==> flow/design.v <==
`timescale 1ns / 1ps
module IR(
	input[15:0] instr, 
	output[7:0] sub_instr,
	output[3:0] DR,
	output[3:0] SA,
	output[3:0] SB
   );
	assign sub_instr = instr[15:8];
	assign DR = instr[11:8];
	assign SA = instr[7:4];
	assign SB = instr[3:0];
endmodule
`timescale 1ns / 1ps
module Mux_8_4(
	input sel,
	input[3:0] D_in0, D_in1,
	output reg[3:0] D_out
	);
	always @ (sel, D_in0, D_in1) begin
		case(sel)
			1'b0:
				D_out <= D_in0;			
			1'b1:
				D_out <= D_in1;			
			default:
				D_out <= D_in0;
		endcase		
	end
endmodule
`timescale 1ns / 1ps
module Mux_32_16(
	input sel,
	input[15:0] D_in0, D_in1,
	output reg[15:0] D_out
	);
	always @ (sel, D_in0, D_in1) begin
		case(sel)
			1'b0:
				D_out <= D_in0;			
			1'b1:
				D_out <= D_in1;			
			default:
				D_out <= D_in0;
		endcase		
	end
endmodule
`timescale 1ns / 1ps
module Mux_48_16(
	input[1:0] sel,
	input[15:0] D_in0, D_in1, D_in2,
	output reg[15:0] D_out
	);
	always @ (sel, D_in0, D_in1, D_in2) begin
		case(sel)
			2'b00:
				D_out <= D_in0;			
			2'b01:
				D_out <= D_in1;			
			2'b10:
				D_out <= D_in2;
			default:
				D_out <= D_in0;
		endcase		
	end
endmodule
`timescale 1ns / 1ps
module ALU(
	input[15:0] A, B,
	input[3:0] sel,
	output reg V, C, N, Z,
	output reg[15:0] res
   );
	always @(*) begin
		C = 0;
		V = 0;
		case(sel)
			4'b0000: begin
				res = A + B;
				if (~(A[15] ^ B[15]) & (res[15] ^ A[15]))
					C = 1;
				else
					C = 0;
			end
			4'b0001: begin
				res = A - B;
				if (~(A[15] ^ B[15]) & (res[15] ^ A[15]))  
					V = 1;  
				else
					V = 0;
			end
			4'b0010:
				res = A & B;
			4'b0011:
				res = A | B;
			4'b0100:
				res = A ^ B;
			4'b0101:
				res = ~A;
			4'b0110:
				res = A << 1;
			4'b0111:
				res = A >> 1;
			default:
				res = A;
		endcase
		if (res == 0)
			Z = 1;
		else
			Z = 0;
		if (res[15] == 1)
			N = 1;
		else
			N = 0;
	end
endmodule
`timescale 1ns / 1ps
module Reg_File( 
    input clk, reset,
    input RW,
    input [3:0] AA, BA, DA,
	 input [15:0] D,
    output [15:0] A,
    output [15:0] B
    );
	integer i;
	reg[15:0] file[15:0];
	always @ (posedge clk) begin
	   if (reset) begin
        for (i = 0; i < 16; i = i + 1)
            file[i] <= 0;
		end
		else begin
			if (RW)
				file[DA] <= D;
			else
				file[DA] <= file[DA];
		end
	end
	assign A = file[AA];
	assign B = file[BA];
endmodule
`timescale 1ns / 1ps
module PC(
	input clk, reset,
	input[1:0] PS,
	input[15:0] bus_A,
	input[5:0] extend,
	output reg[5:0] out
	);
	always @ (posedge clk) begin
		if (reset)
			out = 6'b0;
		else begin
			case(PS)
				2'b00:
					out = out;
				2'b01:
					out = out + 1'b1;
				2'b10:
					out = out + extend;
				2'b11:
					out = bus_A[5:0];
				default:
					out = out;
			endcase
		end
	end
endmodule
`timescale 1ns / 1ps
module Control_Logic(
	input state,
	input[7:0] instr,
	input V, C, N, Z,  
	output reg NS, MW, RW, MD, ROM_enable, ASEL, enable_ram_read,
	output reg[1:0] PS, MB,
	output [3:0] FS
   );
	assign FS = instr[7:4];
	always @ (*) begin
		case (instr[7:4])
			4'b0000: begin
				NS <= 0;
				MW <= 0;
				RW <= 1;
				MD <= 0;
				PS <= 2'b01;
				MB <= 2'b00;
				ROM_enable <= 1;
				ASEL <= 0;
				enable_ram_read <= 0;
			end
			4'b0001: begin
				NS <= 0;
				MW <= 0;
				RW <= 1;
				MD <= 0;
				PS <= 2'b01;
				MB <= 2'b00;
				ROM_enable <= 1;
				ASEL <= 0;
				enable_ram_read <= 0;
			end
			4'b0010: begin
				NS <= 0;
				MW <= 0;
				RW <= 1;
				MD <= 0;
				PS <= 2'b01;
				MB <= 2'b00;
				ROM_enable <= 1;
				ASEL <= 0;
				enable_ram_read <= 0;
			end
			4'b0011: begin
				NS <= 0;
				MW <= 0;
				RW <= 1;
				MD <= 0;
				PS <= 2'b01;
				MB <= 2'b00;
				ROM_enable <= 1;
				ASEL <= 0;
				enable_ram_read <= 0;
			end
			4'b0100: begin
				NS <= 0;
				MW <= 0;
				RW <= 1;
				MD <= 0;
				PS <= 2'b01;
				MB <= 2'b00;
				ROM_enable <= 1;
				ASEL <= 0;
				enable_ram_read <= 0;
			end
			4'b0101: begin
				NS <= 0;
				MW <= 0;
				RW <= 1;
				MD <= 0;
				PS <= 2'b01;
				MB <= 2'b00;
				ROM_enable <= 1;
				ASEL <= 0;
				enable_ram_read <= 0;
			end
			4'b0110: begin
				NS <= 0;
				MW <= 0;
				RW <= 1;
				MD <= 0;
				PS <= 2'b01;
				MB <= 2'b00;
				ROM_enable <= 1;
				ASEL <= 0;
				enable_ram_read <= 0;
			end
			4'b0111: begin
				NS <= 0;
				MW <= 0;
				RW <= 1;
				MD <= 0;
				PS <= 2'b01;
				MB <= 2'b00;
				ROM_enable <= 1;
				ASEL <= 0;
				enable_ram_read <= 0;
			end
			4'b1000: begin
				NS <= 0;
				MW <= 0;
				RW <= 1;
				MD <= 0;
				PS <= 2'b01;
				MB <= 2'b01;
				ROM_enable <= 1;
				ASEL <= 0;
				enable_ram_read <= 0;
			end
			4'b1001: begin
				NS <= 0;
				MW <= 0;
				RW <= 1;
				MD <= 1;
				PS <= 2'b01;
				MB <= 2'b00;
				ROM_enable <= 1;
				ASEL <= 0;
				enable_ram_read <= 0;
			end
			4'b1010: begin
				NS <= 0;
				MW <= 1;
				RW <= 0;
				MD <= 1'b0;
				PS <= 2'b01;
				MB <= 2'b00;
				ROM_enable <= 1;
				ASEL <= 0;
				enable_ram_read <= 0;
			end
			4'b1011: begin
				if (state == 0) begin
					NS <= 1;
					MW <= 0;
					RW <= 0;
					MD <= 1'b0;
					if (Z)
						PS <= 2'b10;
					else
						PS <= 2'b00;
					MB <= 2'b00;
					ROM_enable <= 0;
					ASEL <= 1;
					enable_ram_read <= 0;
				end
				else begin
					NS <= 0;
					MW <= 0;
					RW <= 0;
					MD <= 1'b0;
					PS <= 2'b01;
					MB <= 2'b00;
					ROM_enable <= 1;
					ASEL <= 0;
					enable_ram_read <= 0;
				end
			end
			4'b1100: begin
				if (state == 0) begin
					NS <= 1;
					MW <= 0;
					RW <= 0;
					MD <= 1'b0;
					if (Z)
						PS <= 2'b00;
					else
						PS <= 2'b10;
					MB <= 2'b00;
					ROM_enable <= 0;
					ASEL <= 1;
					enable_ram_read <= 0;
				end
				else begin
					NS <= 0;
					MW <= 0;
					RW <= 0;
					MD <= 1'b0;
					PS <= 2'b01;
					MB <= 2'b00;
					ROM_enable <= 1;
					ASEL <= 0;
					enable_ram_read <= 0;
				end
			end
			4'b1101: begin
				if (state == 0) begin
					NS <= 1;
					MW <= 0;
					RW <= 1;
					MD <= 1'b0;
					PS <= 2'b10;
					MB <= 2'b10;
					ROM_enable <= 0;
					ASEL <= 0;
					enable_ram_read <= 0;
				end
				else begin
					NS <= 0;
					MW <= 0;
					RW <= 0;
					MD <= 1'b0;
					PS <= 2'b01;
					MB <= 2'b00;
					ROM_enable <= 1;
					ASEL <= 0;
					enable_ram_read <= 0;
				end
			end
			4'b1110: begin
				if (state == 0) begin
					NS <= 1;
					MW <= 0;
					RW <= 0;
					MD <= 1'b0;
					PS <= 2'b10;
					MB <= 2'b00;
					ROM_enable <= 0;
					ASEL <= 0;
					enable_ram_read <= 0;
				end
				else begin
					NS <= 0;
					MW <= 0;
					RW <= 0;
					MD <= 1'b0;
					PS <= 2'b01;
					MB <= 2'b00;
					ROM_enable <= 1;
					ASEL <= 0;
					enable_ram_read <= 0;
				end
			end
			4'b1111: begin  
				if (instr[3:0] == 0) begin
					if (state == 0) begin
						NS <= 1;
						MW <= 0;
						RW <= 0;
						MD <= 1'b0;
						PS <= 2'b11;
						MB <= 2'b00;
						ROM_enable <= 0;
						ASEL <= 0;
						enable_ram_read <= 0;
					end
					else begin
						NS <= 0;
						MW <= 0;
						RW <= 0;
						MD <= 1'b0;
						PS <= 2'b01;
						MB <= 2'b00;
						ROM_enable <= 1;
						ASEL <= 0;
						enable_ram_read <= 0;
					end
				end
				else begin
					NS <= 0;
					MW <= 0;
					RW <= 0;
					MD <= 1'b0;
					PS <= 2'b00;
					MB <= 2'b00;
					ROM_enable <= 0;
					ASEL <= 0;
					enable_ram_read <= 1;
				end
			end
			default: begin
				NS <= 0;
				MW <= 0;
				RW <= 0;
				MD <= 0;
				PS <= 2'b00;
				MB <= 2'b00;
				ROM_enable <= 0;
				ASEL <= 0;
				enable_ram_read <= 0;
			end
		endcase
	end
endmodule
`timescale 1ns / 1ps
module Controller(
	input clk, V, C, N , Z, reset,
	input[15:0] bus_A, ROM_data,
	output MD, RW, MW, ROM_enable, ASEL, enable_ram_read,
	output[1:0] MB,
	output[3:0] FS, DR, SA, SB,
	output[5:0] PC,
	output[15:0] imdt
   );
	wire[1:0] PS_wire;
	wire[7:0] sub_instr_wire;
	wire[3:0] SA_wire, SB_wire;
	wire[5:0] SA_SB_wire;
	wire state_reg_wire_in;
	wire state_reg_wire_out;
	assign SA_SB_wire[3:0] = SB_wire;
	assign SA_SB_wire[5:4] = SA_wire[1:0];
	assign imdt[15:8] = 8'b0;
	assign imdt[7:4] = SA_wire;
	assign imdt[3:0] = SB_wire;
	assign SA = SA_wire;
	assign SB = SB_wire;
	PC PC0(.clk (clk), .reset (reset), .PS (PS_wire), .bus_A (bus_A), .extend (SA_SB_wire), .out (PC));
	IR IR0(.instr (ROM_data), .sub_instr (sub_instr_wire), .DR (DR), .SA (SA_wire), .SB (SB_wire));
	Control_Logic Control_Logic0(.state (state_reg_wire_out), .instr (sub_instr_wire), .V (V), .C (C),
	.N (N), .Z (Z), .NS (state_reg_wire_in), .MW (MW), .RW (RW), .MD (MD), .PS (PS_wire), .MB (MB),
	.FS (FS), .ROM_enable (ROM_enable), .ASEL (ASEL), .enable_ram_read (enable_ram_read));
	reg state_reg;
	assign state_reg_wire_out = state_reg;
	always @ (posedge clk) begin
		if (reset)
			state_reg <= 1'b0;
		else
			state_reg <= state_reg_wire_in;
	end
endmodule
`timescale 1ns / 1ps
module Datapath(
	input clk, MD, RW, reset, ASEL,
	input[1:0] MB,
	input[3:0] FS, SA, DR, BA,
	input[5:0] PC,
	input[15:0] imdt, RAM_data_out,
	output V, C, N, Z,
	output[15:0] A_out, B_out
	);
	wire[3:0] AA_wire;
	wire[15:0] bus_A, bus_B, F_out, Mux_D_Mux_B_wire, File_D_in_wire, PC_zeroed;
	assign A_out = bus_A;
	assign B_out = bus_B;
	assign PC_zeroed[15:6] = 10'b0;
	assign PC_zeroed[5:0] = PC;
	ALU ALU0 (.A (bus_A), .B (bus_B), .sel (FS), .V (V), .C (C), .N (N), .Z (Z), .res (F_out));
	Reg_File Reg_File0 (.clk (clk), .reset (reset), .RW (RW), .AA (AA_wire), .BA (BA), .DA (DR), .D (File_D_in_wire), .A (bus_A), .B (bus_B));
	Mux_8_4 Mux_A (.sel (ASEL), .D_in0 (SA), .D_in1 (DR), .D_out (AA_wire));
	Mux_32_16 Mux_D (.sel (MD), .D_in0 (F_out), .D_in1 (RAM_data_out), .D_out (Mux_D_Mux_B_wire));
	Mux_48_16 Mux_B (.sel (MB), .D_in0 (Mux_D_Mux_B_wire), .D_in1 (imdt), .D_in2 (PC_zeroed), .D_out (File_D_in_wire));
endmodule
`timescale 1ns / 1ps
module CPU_16_Bit_RISC(
    input clk, reset,  
	 input[15:0] data_from_rom,  
	 output enable_to_rom, write_enable_to_ram, read_enable_to_ram, enable_ram_read, 
	 output[5:0] address_to_rom, address_to_ram,
	 output[15:0] data_ram_out,
	 input[15:0] data_ram_in,
	 input btn_press	
	 );
	wire V, C, N, Z , MD, RW, MW, ASEL;
	wire[1:0] MB;
	wire[3:0] FS, DR, SA, SB;
	wire[5:0] PC_out;
	wire[15:0] bus_A, ROM_data, imdt;
	Controller Controller0(.clk (clk), .V (V), .C (C), .N (N), .Z (Z), .bus_A (bus_A), 
	.ROM_data (data_from_rom), .MD (MD), .RW (RW), .MW (MW), .MB (MB), .FS (FS), .DR (DR), .SA (SA),
	.SB (SB), .reset (reset), .PC (PC_out), .imdt (imdt), .ROM_enable (enable_to_rom), .ASEL (ASEL), .enable_ram_read(enable_ram_read));
	Datapath Datapath0 (.clk (clk), .reset (reset), .MD (MD), .MB (MB), .RW (RW), .FS (FS), .SA (SA), .DR (DR), .BA (SB), 
	.PC (PC_out), .imdt (imdt), .RAM_data_out (data_ram_in), .V (V), .C (C), .N (N), .Z (Z),
	.A_out (bus_A), .B_out (data_ram_out), .ASEL (ASEL));
	assign write_enable_to_ram = MW;
	assign read_enable_to_ram = ~MW;
	assign address_to_rom = PC_out;
	assign address_to_ram = bus_A[5:0];
endmodule
# [From RTL to reports: CPU_16_Bit_RISC]
# Module CPU_16_Bit_RISC before and after one edit of its RTL, step after step.
# Lines under "orig" count in the file above, lines under "edited" in the edited file.
# "delta": "edited" minus "orig" as printed here.
# Operators: Yosys type, input widths -> output width; for muxes data width and select width s.
# Cell names lack the library's common part.
# A cell with n/a has no value.
[setup] top="CPU_16_Bit_RISC" clock="clk" library="sky130hd" lib_corner="tt_025C_1v80"

# [The edit]
# The edit as a unified diff against the file above.
# The edit is scripted: it alters the design's behaviour and was not made to optimise anything.
# begin of diff
@@ -503,5 +503,7 @@
 	wire[3:0] AA_wire;
 	wire[15:0] bus_A, bus_B, F_out, Mux_D_Mux_B_wire, File_D_in_wire, PC_zeroed;
-	assign A_out = bus_A;
+	reg [15:0] A_out_r;
+	always @(posedge clk) A_out_r <= bus_A;
+	assign A_out = A_out_r;
 	assign B_out = bus_B;
 	assign PC_zeroed[15:6] = 10'b0;
# end of diff

# [Elaborated design]
# Counts by Yosys on the flattened word-level netlist (proc, flatten, opt, wreduce; memories kept). Register bits leave out memories and registers merged into their read ports (data or address). Print and check cells are left out. Cells with the same type and inputs are merged into one.
# Memory sizes are those after Yosys's memory passes, which may raise the word count (mostly to a power of two), join words into wider ones and drop unused or constant bits.
[bits] item="ff_bits" orig=7 edited=13 delta=6
[bits] item="latch_bits" orig=0 edited=0 delta=0
[bits] item="ram_bits" orig=256 edited=256 delta=0
[bits] item="mem_bits_ro" orig=0 edited=0 delta=0
[bits] item="mem_count" orig=1 edited=1 delta=0
[bits] item="inputBits" orig=35 edited=35 delta=0
[bits] item="output_inout_bits" orig=32 edited=32 delta=0
[op_classes] item="n_addsub" orig=4 edited=4 delta=0
[op_classes] item="multipliers" orig=0 edited=0 delta=0
[op_classes] item="div" orig=0 edited=0 delta=0
[op_classes] item="n_cmp" orig=0 edited=0 delta=0
[op_classes] item="eq_ne" orig=21 edited=21 delta=0
[op_classes] item="shift" orig=0 edited=0 delta=0
[op_classes] item="mux" orig=38 edited=38 delta=0
[op_classes] item="n_logic" orig=8 edited=8 delta=0
[op_classes] item="n_reduce_logical" orig=16 edited=16 delta=0
[ops] op="$mux 1" orig=11 edited=11 delta=0
[ops] op="$eq 4x4->1 const B" orig=8 edited=8 delta=0
[ops] op="$mux 2" orig=8 edited=8 delta=0
[ops] op="$mux 16" orig=5 edited=5 delta=0
[ops] op="$eq 4x3->1 const B" orig=4 edited=4 delta=0
[ops] op="$pmux 1 s2" orig=4 edited=4 delta=0
[ops] op="$eq 2x2->1 const B" orig=3 edited=3 delta=0
[ops] op="$not 1->1" orig=3 edited=3 delta=0
[ops] op="$pmux 1 s3" orig=3 edited=3 delta=0
[ops] op="$reduce_or 15->1" orig=3 edited=3 delta=0
[ops] op="$eq 2x1->1 const B" orig=2 edited=2 delta=0
[ops] op="$eq 4x2->1 const B" orig=2 edited=2 delta=0
[ops] op="$logic_not 4->1" orig=2 edited=2 delta=0
[ops] op="$pmux 16 s2" orig=2 edited=2 delta=0
[ops] op="$reduce_or 14->1" orig=2 edited=2 delta=0
[ops] op="$reduce_or 2->1" orig=2 edited=2 delta=0
[ops] op="$add 16x16->16" orig=1 edited=1 delta=0
[ops] op="$add 6x1->6 const B" orig=1 edited=1 delta=0
[ops] op="$add 6x6->6" orig=1 edited=1 delta=0
[ops] op="$and 16x16->16" orig=1 edited=1 delta=0
[ops] op="$eq 4x1->1 const B" orig=1 edited=1 delta=0
[ops] op="$logic_not 16->1" orig=1 edited=1 delta=0
[ops] op="$logic_not 2->1" orig=1 edited=1 delta=0
[ops] op="$ne 2x2->1 const B" orig=1 edited=1 delta=0
[ops] op="$not 16->16" orig=1 edited=1 delta=0
[ops] op="$or 1x1->1" orig=1 edited=1 delta=0
[ops] op="$or 16x16->16" orig=1 edited=1 delta=0
[ops] op="$pmux 16 s8" orig=1 edited=1 delta=0
# Not every row of either side is listed.

# [Depth]
# Yosys ltp: most cells in a row. Word level: on the elaborated netlist, between registers, memories and ports. Mapped: between sequential cells and ports; inverters and the memories' decode and read muxes count.
[logic_depth] item="ltp_word" orig=9 edited=9 delta=0
[logic_depth] item="ABC_AREA" orig="0" edited="0"
[logic_depth] item="ltp_mapped" orig=38 edited=40 delta=2
[logic_depth] item="ltp_nobuf" orig=34 edited=34 delta=0

# [After synthesis]
# Yosys stat after the flow's synthesis: flattened, memories mapped to cells. It holds for the ABC_AREA given above (unset counts as 0); a run with the other value may have another netlist.
[mapped] item="stdcells" orig=1642 edited=1768 delta=126
[mapped] item="area_um2" orig=17673.2 edited=18159.9 delta=486.7
[mapped] item="ffs" orig=263 edited=269 delta=6
[mapped] item="buffers" orig=131 edited=128 delta=-3
[by_type] cell="a211oi_1" orig=12 edited=48 delta=36
[by_type] cell="nor2_1" orig=311 edited=338 delta=27
[by_type] cell="nor3_1" orig=18 edited=38 delta=20
[by_type] cell="a211o_1" orig=22 edited=3 delta=-19
[by_type] cell="o211ai_1" orig=29 edited=12 delta=-17
[by_type] cell="o31ai_1" orig=25 edited=8 delta=-17
[by_type] cell="nor2b_1" orig=16 edited=33 delta=17
[by_type] cell="a221oi_1" orig=14 edited=31 delta=17
[by_type] cell="inv_1" orig=49 edited=65 delta=16
[by_type] cell="mux2i_1" orig=71 edited=56 delta=-15
[by_type] cell="a21oi_1" orig=44 edited=57 delta=13
[by_type] cell="a31oi_1" orig=20 edited=7 delta=-13
[by_type] cell="o21ai_0" orig=36 edited=48 delta=12
[by_type] cell="o31a_1" orig=16 edited=4 delta=-12
[by_type] cell="o22ai_1" orig=26 edited=37 delta=11
[by_type] cell="buf_2" orig=24 edited=35 delta=11
[by_type] cell="clkbuf_1" orig=80 edited=70 delta=-10
[by_type] cell="mux4_2" orig=76 edited=66 delta=-10
# Not every row of either side is listed.
# By module: a second synthesis without flattening, with its own total; a netlist apart from the flattened one above.
[hier_totals] item="hier_cells" orig=1552 edited=1568 delta=16
[hier_totals] item="hier_area_um2" orig=18479.0 edited=18799.3 delta=320.3
# Rows give one instance, submodules left out.
[by_module_orig] module="Reg_File" instances=1 cells=859 area_um2=13414.1 seq_area_um2=7687.4
[by_module_orig] module="ALU" instances=1 cells=464 area_um2=3203.1 seq_area_um2=0.0
[by_module_orig] module="PC" instances=1 cells=71 area_um2=589.3 seq_area_um2=120.1
[by_module_orig] module="Mux_48_16" instances=1 cells=59 area_um2=419.2 seq_area_um2=0.0
[by_module_orig] module="Mux_32_16" instances=1 cells=18 area_um2=249.0 seq_area_um2=0.0
[by_module_orig] module="Control_Logic" instances=1 cells=36 area_um2=244.0 seq_area_um2=0.0
[by_module_orig] module="Controller" instances=1 cells=19 area_um2=157.7 seq_area_um2=20.0
[by_module_orig] module="IR" instances=1 cells=20 area_um2=150.1 seq_area_um2=0.0
[by_module_orig] module="Mux_8_4" instances=1 cells=4 area_um2=45.0 seq_area_um2=0.0
[by_module_orig] module="CPU_16_Bit_RISC" instances=1 cells=1 area_um2=3.8 seq_area_um2=0.0
[by_module_orig] module="Datapath" instances=1 cells=1 area_um2=3.8 seq_area_um2=0.0
[by_module_edited] module="Reg_File" instances=1 cells=859 area_um2=13414.1 seq_area_um2=7687.4
[by_module_edited] module="ALU" instances=1 cells=464 area_um2=3203.1 seq_area_um2=0.0
[by_module_edited] module="PC" instances=1 cells=71 area_um2=589.3 seq_area_um2=120.1
[by_module_edited] module="Mux_48_16" instances=1 cells=59 area_um2=419.2 seq_area_um2=0.0
[by_module_edited] module="Datapath" instances=1 cells=17 area_um2=324.1 seq_area_um2=320.3
[by_module_edited] module="Mux_32_16" instances=1 cells=18 area_um2=249.0 seq_area_um2=0.0
[by_module_edited] module="Control_Logic" instances=1 cells=36 area_um2=244.0 seq_area_um2=0.0
[by_module_edited] module="Controller" instances=1 cells=19 area_um2=157.7 seq_area_um2=20.0
[by_module_edited] module="IR" instances=1 cells=20 area_um2=150.1 seq_area_um2=0.0
[by_module_edited] module="Mux_8_4" instances=1 cells=4 area_um2=45.0 seq_area_um2=0.0
[by_module_edited] module="CPU_16_Bit_RISC" instances=1 cells=1 area_um2=3.8 seq_area_um2=0.0

# [Path before layout]
# Source: OpenSTA report_checks on the synthesized netlist (no wires, ideal clock, input and output delay 20% of the period each), path of least setup slack; recovery checks are left aside. Register names are those of the netlist, which keeps one name where synthesis merged equal registers.
[synth_timing] item="kind" orig="input -> register" edited="input -> register"
[synth_timing] item="start" orig="in data_from_rom[0]" edited="in data_from_rom[13]"
[synth_timing] item="end" orig="reg Controller0.PC0.out[5]" edited="reg Controller0.PC0.out[5]"
[synth_timing] item="period_ns" orig=10.0 edited=10.0 delta=0.0
[synth_timing] item="setup_ns" orig=0.117 edited=0.079 delta=-0.038
[synth_timing] item="t_first_pin_ns" orig=2.000 edited=2.000 delta=0.000
[synth_timing] item="arrival_ns" orig=9.390 edited=8.884 delta=-0.506
[synth_timing] item="t_required_ns" orig=9.883 edited=9.921 delta=0.038
[synth_timing] item="path_slack_ns" orig=0.493 edited=1.037 delta=0.544
[synth_timing] item="path_delay_ns" orig=7.507 edited=6.963 delta=-0.544
[synth_timing] item="path_stages" orig=33 edited=36 delta=3
[synth_timing] item="path_buffers" orig=3 edited=4 delta=1
[synth_timing] item="synth_period_reached_ns" orig=9.507 edited=8.963 delta=-0.544
# "path_delay_ns" = arrival - input delay + setup time.
# "path_stages": output pins that drive a net of the path, with the launching flip-flop's if there is one; two outputs of one cell count as two.
# "synth_period_reached_ns" is the clock period less the worst setup slack; recovery checks do not enter. This is arithmetic on one report: input and output delays are still those of the set period (20% each).
# Between the ends stands the longest chain of elaborated cells between them, by number of cells; it is not shown to be the way that was timed. Of several equally long chains one is given.
# A line is the first line of the expression or statement that the cell stems from. Yosys adds cells for indexed reads and writes and turns some case tables into memories.
# A memory read counts as a cell of the chain, while the word-level depth stops at memories.
# A register here has more assigning lines than the two given.
[synth_via_orig] path_cell_list="buf_1 > buf_2 > clkbuf_1 > mux4_2 > mux4_2 > inv_1 > nand3_1 > o21ai_0 > xnor2_1 > ha_1 > a21oi_1 > o21ai_0 > or2_2 > o2111ai_1 > a21oi_1 > o21ai_0 > a32oi_1 > a2111oi_2 > nand4b_1 > or4_1 > a22o_1 > and3_1 > ha_1 > a21o_1 > a21oi_1 > o21bai_1 > a21oi_1 > xnor2_1 > and3_1 > nand2_1 > nor4_1 > nor2_1 > a32o_1" elab_chain_cells=10
[synth_rtl_orig] item="start: declaration" line=518 source="input[15:0] data_from_rom,"
[synth_rtl_orig] item="$mem_v2 16x16" line=127 source="reg[15:0] file[15:0];"
[synth_rtl_orig] item="$sub 16x16->16" line=86 source="res = A - B;"
[synth_rtl_orig] item="$pmux 16 s8" line=77 source="case(sel)"
[synth_rtl_orig] item="$logic_not 16->1" line=107 source="if (res == 0)"
[synth_rtl_orig] item="$mux 1" line=107
[synth_rtl_orig] item="$mux 2" line=336 source="if (Z)"
[synth_rtl_orig] item="$mux 2" line=331 source="if (state == 0) begin"
[synth_rtl_orig] item="$pmux 2 s5" line=181 source="case (instr[7:4])"
[synth_rtl_orig] item="$eq 2x2->1" line=155 source="case(PS)"
[synth_rtl_orig] item="$pmux 6 s3" line=155
[synth_rtl_orig] item="end: assignment" line=157 source="out = out;"
[synth_rtl_orig] item="end: assignment" line=159 source="out = out + 1'b1;"
[synth_rtl_orig] item="end: declaration" line=149 source="output reg[5:0] out"
[synth_via_edited] path_cell_list="buf_2 > nor2b_1 > clkbuf_1 > a32o_1 > a211oi_2 > clkbuf_1 > mux2i_1 > nor2_1 > a21oi_1 > inv_1 > ha_1 > o21ai_0 > nor2_1 > o41ai_1 > o31ai_1 > a21o_1 > a21oi_1 > xnor3_1 > xnor2_1 > a2bb2oi_1 > nand4b_1 > or3_1 > a41oi_2 > buf_6 > nand2_1 > or2_1 > ha_1 > a21o_1 > a21oi_1 > o21bai_1 > a21oi_1 > xnor2_1 > xnor2_1 > nand2_1 > o21ai_0 > a211oi_2" elab_chain_cells=15
[synth_rtl_edited] item="start: declaration" line=520 source="input[15:0] data_from_rom,"
[synth_rtl_edited] item="$eq 4x4->1" line=181 source="case (instr[7:4])"
[synth_rtl_edited] item="$reduce_or 14->1"
[synth_rtl_edited] item="$pmux 1 s2" line=181
[synth_rtl_edited] item="$not 1->1" line=21 source="case(sel)"
[synth_rtl_edited] item="$pmux 4 s2" line=21
[synth_rtl_edited] item="$mem_v2 16x16" line=127 source="reg[15:0] file[15:0];"
[synth_rtl_edited] item="$sub 16x16->16" line=86 source="res = A - B;"
[synth_rtl_edited] item="$pmux 16 s8" line=77 source="case(sel)"
[synth_rtl_edited] item="$logic_not 16->1" line=107 source="if (res == 0)"
[synth_rtl_edited] item="$mux 1" line=107
[synth_rtl_edited] item="$mux 2" line=336 source="if (Z)"
[synth_rtl_edited] item="$mux 2" line=331 source="if (state == 0) begin"
[synth_rtl_edited] item="$pmux 2 s5" line=181
[synth_rtl_edited] item="$eq 2x2->1" line=155 source="case(PS)"
[synth_rtl_edited] item="$pmux 6 s3" line=155
[synth_rtl_edited] item="end: assignment" line=157 source="out = out;"
[synth_rtl_edited] item="end: assignment" line=159 source="out = out + 1'b1;"
[synth_rtl_edited] item="end: declaration" line=149 source="output reg[5:0] out"

# [Worst path after layout]
# Path of least setup slack in the final report of each run of pair A (OpenROAD, finished layout, wires in). Where an end is a register, its clock arrival counts in the times.
[layout_timing] item="kind" orig="input -> register" edited="input -> register"
[layout_timing] item="start" orig="in data_from_rom[12]" edited="in data_from_rom[14]"
[layout_timing] item="end" orig="reg Controller0.PC0.out[5]" edited="reg Controller0.PC0.out[5]"
[layout_timing] item="period_ns" orig=9.85 edited=9.85 delta=0.00
[layout_timing] item="setup_ns" orig=0.11 edited=0.07 delta=-0.04
[layout_timing] item="t_first_pin_ns" orig=1.97 edited=1.97 delta=0.00
[layout_timing] item="arrival_ns" orig=9.91 edited=10.06 delta=0.15
[layout_timing] item="t_required_ns" orig=10.31 edited=10.38 delta=0.07
[layout_timing] item="path_slack_ns" orig=0.41 edited=0.31 delta=-0.10
[layout_timing] item="path_stages" orig=39 edited=37 delta=-2
[layout_timing] item="path_buffers" orig=6 edited=4 delta=-2
# Between the ends stands the longest chain of elaborated cells between them, by number of cells; it is not shown to be the way that was timed. Of several equally long chains one is given.
# A memory read counts as a cell of the chain, while the word-level depth stops at memories.
# A register here has more assigning lines than the two given.
[layout_via_orig] path_cell_list="clkdlybuf4s50_1 > buf_4 > nor3b_4 > buf_4 > buf_4 > o211ai_2 > o21ai_4 > buf_6 > buf_12 > mux2i_1 > o22ai_1 > or2_1 > nor2_1 > inv_1 > ha_1 > a21oi_1 > o21ai_0 > or2_2 > [3 not listed] > o22ai_1 > o32a_1 > nor3_2 > nand4_2 > or4_4 > a22o_1 > and3_1 > ha_1 > a21o_1 > a21oi_2 > o21bai_1 > a21oi_1 > xnor2_1 > and3_1 > nand2_1 > nor4_1 > nor2_1 > a32o_1" elab_chain_cells=15
[layout_rtl_orig] item="start: declaration" line=518 source="input[15:0] data_from_rom,"
[layout_rtl_orig] item="$eq 4x4->1" line=181 source="case (instr[7:4])"
[layout_rtl_orig] item="$reduce_or 14->1"
[layout_rtl_orig] item="$pmux 1 s2" line=181
[layout_rtl_orig] item="$not 1->1" line=21 source="case(sel)"
[layout_rtl_orig] item="$pmux 4 s2" line=21
[layout_rtl_orig] item="$mem_v2 16x16" line=127 source="reg[15:0] file[15:0];"
[layout_rtl_orig] item="$sub 16x16->16" line=86 source="res = A - B;"
[layout_rtl_orig] item="$pmux 16 s8" line=77 source="case(sel)"
[layout_rtl_orig] item="$logic_not 16->1" line=107 source="if (res == 0)"
[layout_rtl_orig] item="$mux 1" line=107
[layout_rtl_orig] item="$mux 2" line=336 source="if (Z)"
[layout_rtl_orig] item="$mux 2" line=331 source="if (state == 0) begin"
[layout_rtl_orig] item="$pmux 2 s5" line=181
[layout_rtl_orig] item="$eq 2x2->1" line=155 source="case(PS)"
[layout_rtl_orig] item="$pmux 6 s3" line=155
[layout_rtl_orig] item="end: assignment" line=157 source="out = out;"
[layout_rtl_orig] item="end: assignment" line=159 source="out = out + 1'b1;"
[layout_rtl_orig] item="end: declaration" line=149 source="output reg[5:0] out"
[layout_via_edited] path_cell_list="clkdlybuf4s50_1 > buf_4 > nor3b_4 > o21ai_4 > a21oi_4 > buf_12 > buf_12 > a211oi_1 > nor4_1 > nand2_1 > mux2i_4 > inv_1 > ha_1 > fa_1 > nor2b_1 > o31ai_1 > a221o_1 > a31oi_2 > nor2_1 > a2111oi_1 > a32oi_1 > a2111oi_2 > nand4_1 > or3_4 > a41oi_4 > nand2_1 > or2_1 > ha_1 > a21o_1 > a21oi_1 > o21bai_1 > a21oi_2 > xnor2_1 > xnor2_1 > nand2_1 > o21ai_0 > a211oi_2" elab_chain_cells=15
[layout_rtl_edited] item="start: declaration" line=520 source="input[15:0] data_from_rom,"
[layout_rtl_edited] item="$eq 4x4->1" line=181 source="case (instr[7:4])"
[layout_rtl_edited] item="$reduce_or 14->1"
[layout_rtl_edited] item="$pmux 1 s2" line=181
[layout_rtl_edited] item="$not 1->1" line=21 source="case(sel)"
[layout_rtl_edited] item="$pmux 4 s2" line=21
[layout_rtl_edited] item="$mem_v2 16x16" line=127 source="reg[15:0] file[15:0];"
[layout_rtl_edited] item="$sub 16x16->16" line=86 source="res = A - B;"
[layout_rtl_edited] item="$pmux 16 s8" line=77 source="case(sel)"
[layout_rtl_edited] item="$logic_not 16->1" line=107 source="if (res == 0)"
[layout_rtl_edited] item="$mux 1" line=107
[layout_rtl_edited] item="$mux 2" line=336 source="if (Z)"
[layout_rtl_edited] item="$mux 2" line=331 source="if (state == 0) begin"
[layout_rtl_edited] item="$pmux 2 s5" line=181
[layout_rtl_edited] item="$eq 2x2->1" line=155 source="case(PS)"
[layout_rtl_edited] item="$pmux 6 s3" line=155
[layout_rtl_edited] item="end: assignment" line=157 source="out = out;"
[layout_rtl_edited] item="end: assignment" line=159 source="out = out + 1'b1;"
[layout_rtl_edited] item="end: declaration" line=149 source="output reg[5:0] out"

# [Measured runs]
# Runs of the flow (Yosys, OpenROAD) on both versions; the two runs of a pair have the same settings. The constraints put input and output delay at 20% of the set period each and load the outputs with 0.01 pF.
[settings_pair_A] period_ns=9.85 CAP_MARGIN=20 CORE_MARGIN=2 CORE_UTILIZATION=40 SLEW_MARGIN=20
[measured_pair_A] item="post_synth_area_um2" orig=17673.2 edited=18159.9 delta=486.7
[measured_pair_A] item="design_die_area_um2" orig=45879.5 edited=47119.4 delta=1239.9
[measured_pair_A] item="stdcell_area_um2" orig=21864.7 edited=22934.5 delta=1069.8
[measured_pair_A] item="finish.utilization_frac" orig=0.498 edited=0.509 delta=0.011
[measured_pair_A] item="fin_ws_ns" orig=0.407 edited=0.313 delta=-0.094
[measured_pair_A] item="fin_hold_ws_ns" orig=0.591 edited=0.607 delta=0.016
[measured_pair_A] item="final_power_uw" orig=3504 edited=3713 delta=209
[measured_pair_A] item="timing.achieved_period_ns" orig=9.443 edited=9.537 delta=0.094
[settings_pair_B] CELL_PAD_IN_SITES_DETAIL_PLACEMENT=2 CELL_PAD_IN_SITES_GLOBAL_PLACEMENT=3 CORE_UTILIZATION=15 CTS_CLUSTER_DIAMETER=357 CTS_CLUSTER_SIZE=88 HOLD_SLACK_MARGIN=0.19 PLACE_DENSITY=0.44 SETUP_SLACK_MARGIN=0.92 SLEW_MARGIN=40 period_ns=5.83 CAP_MARGIN=20 CORE_MARGIN=2
[measured_pair_B] item="post_synth_area_um2" orig=17673.2 edited=18159.9 delta=486.7
[measured_pair_B] item="design_die_area_um2" orig=120583.0 edited=123865.0 delta=3282.0
[measured_pair_B] item="stdcell_area_um2" orig=27670.3 edited=29324.4 delta=1654.1
[measured_pair_B] item="finish.utilization_frac" orig=0.237 edited=0.244 delta=0.007
[measured_pair_B] item="fin_ws_ns" orig=-2.061 edited=-1.898 delta=0.163
[measured_pair_B] item="fin_hold_ws_ns" orig=0.627 edited=0.623 delta=-0.004
[measured_pair_B] item="final_power_uw" orig=5960 edited=6278 delta=318
[measured_pair_B] item="timing.achieved_period_ns" orig=7.891 edited=7.728 delta=-0.163
# "timing.achieved_period_ns": clock period set for the run, less the worst setup slack. It is reckoned from that one timing run; input and output delays stay at 20% of the period that was set.
# "final_power_uw": no workload was simulated; the value follows from the tool's default switching activity.
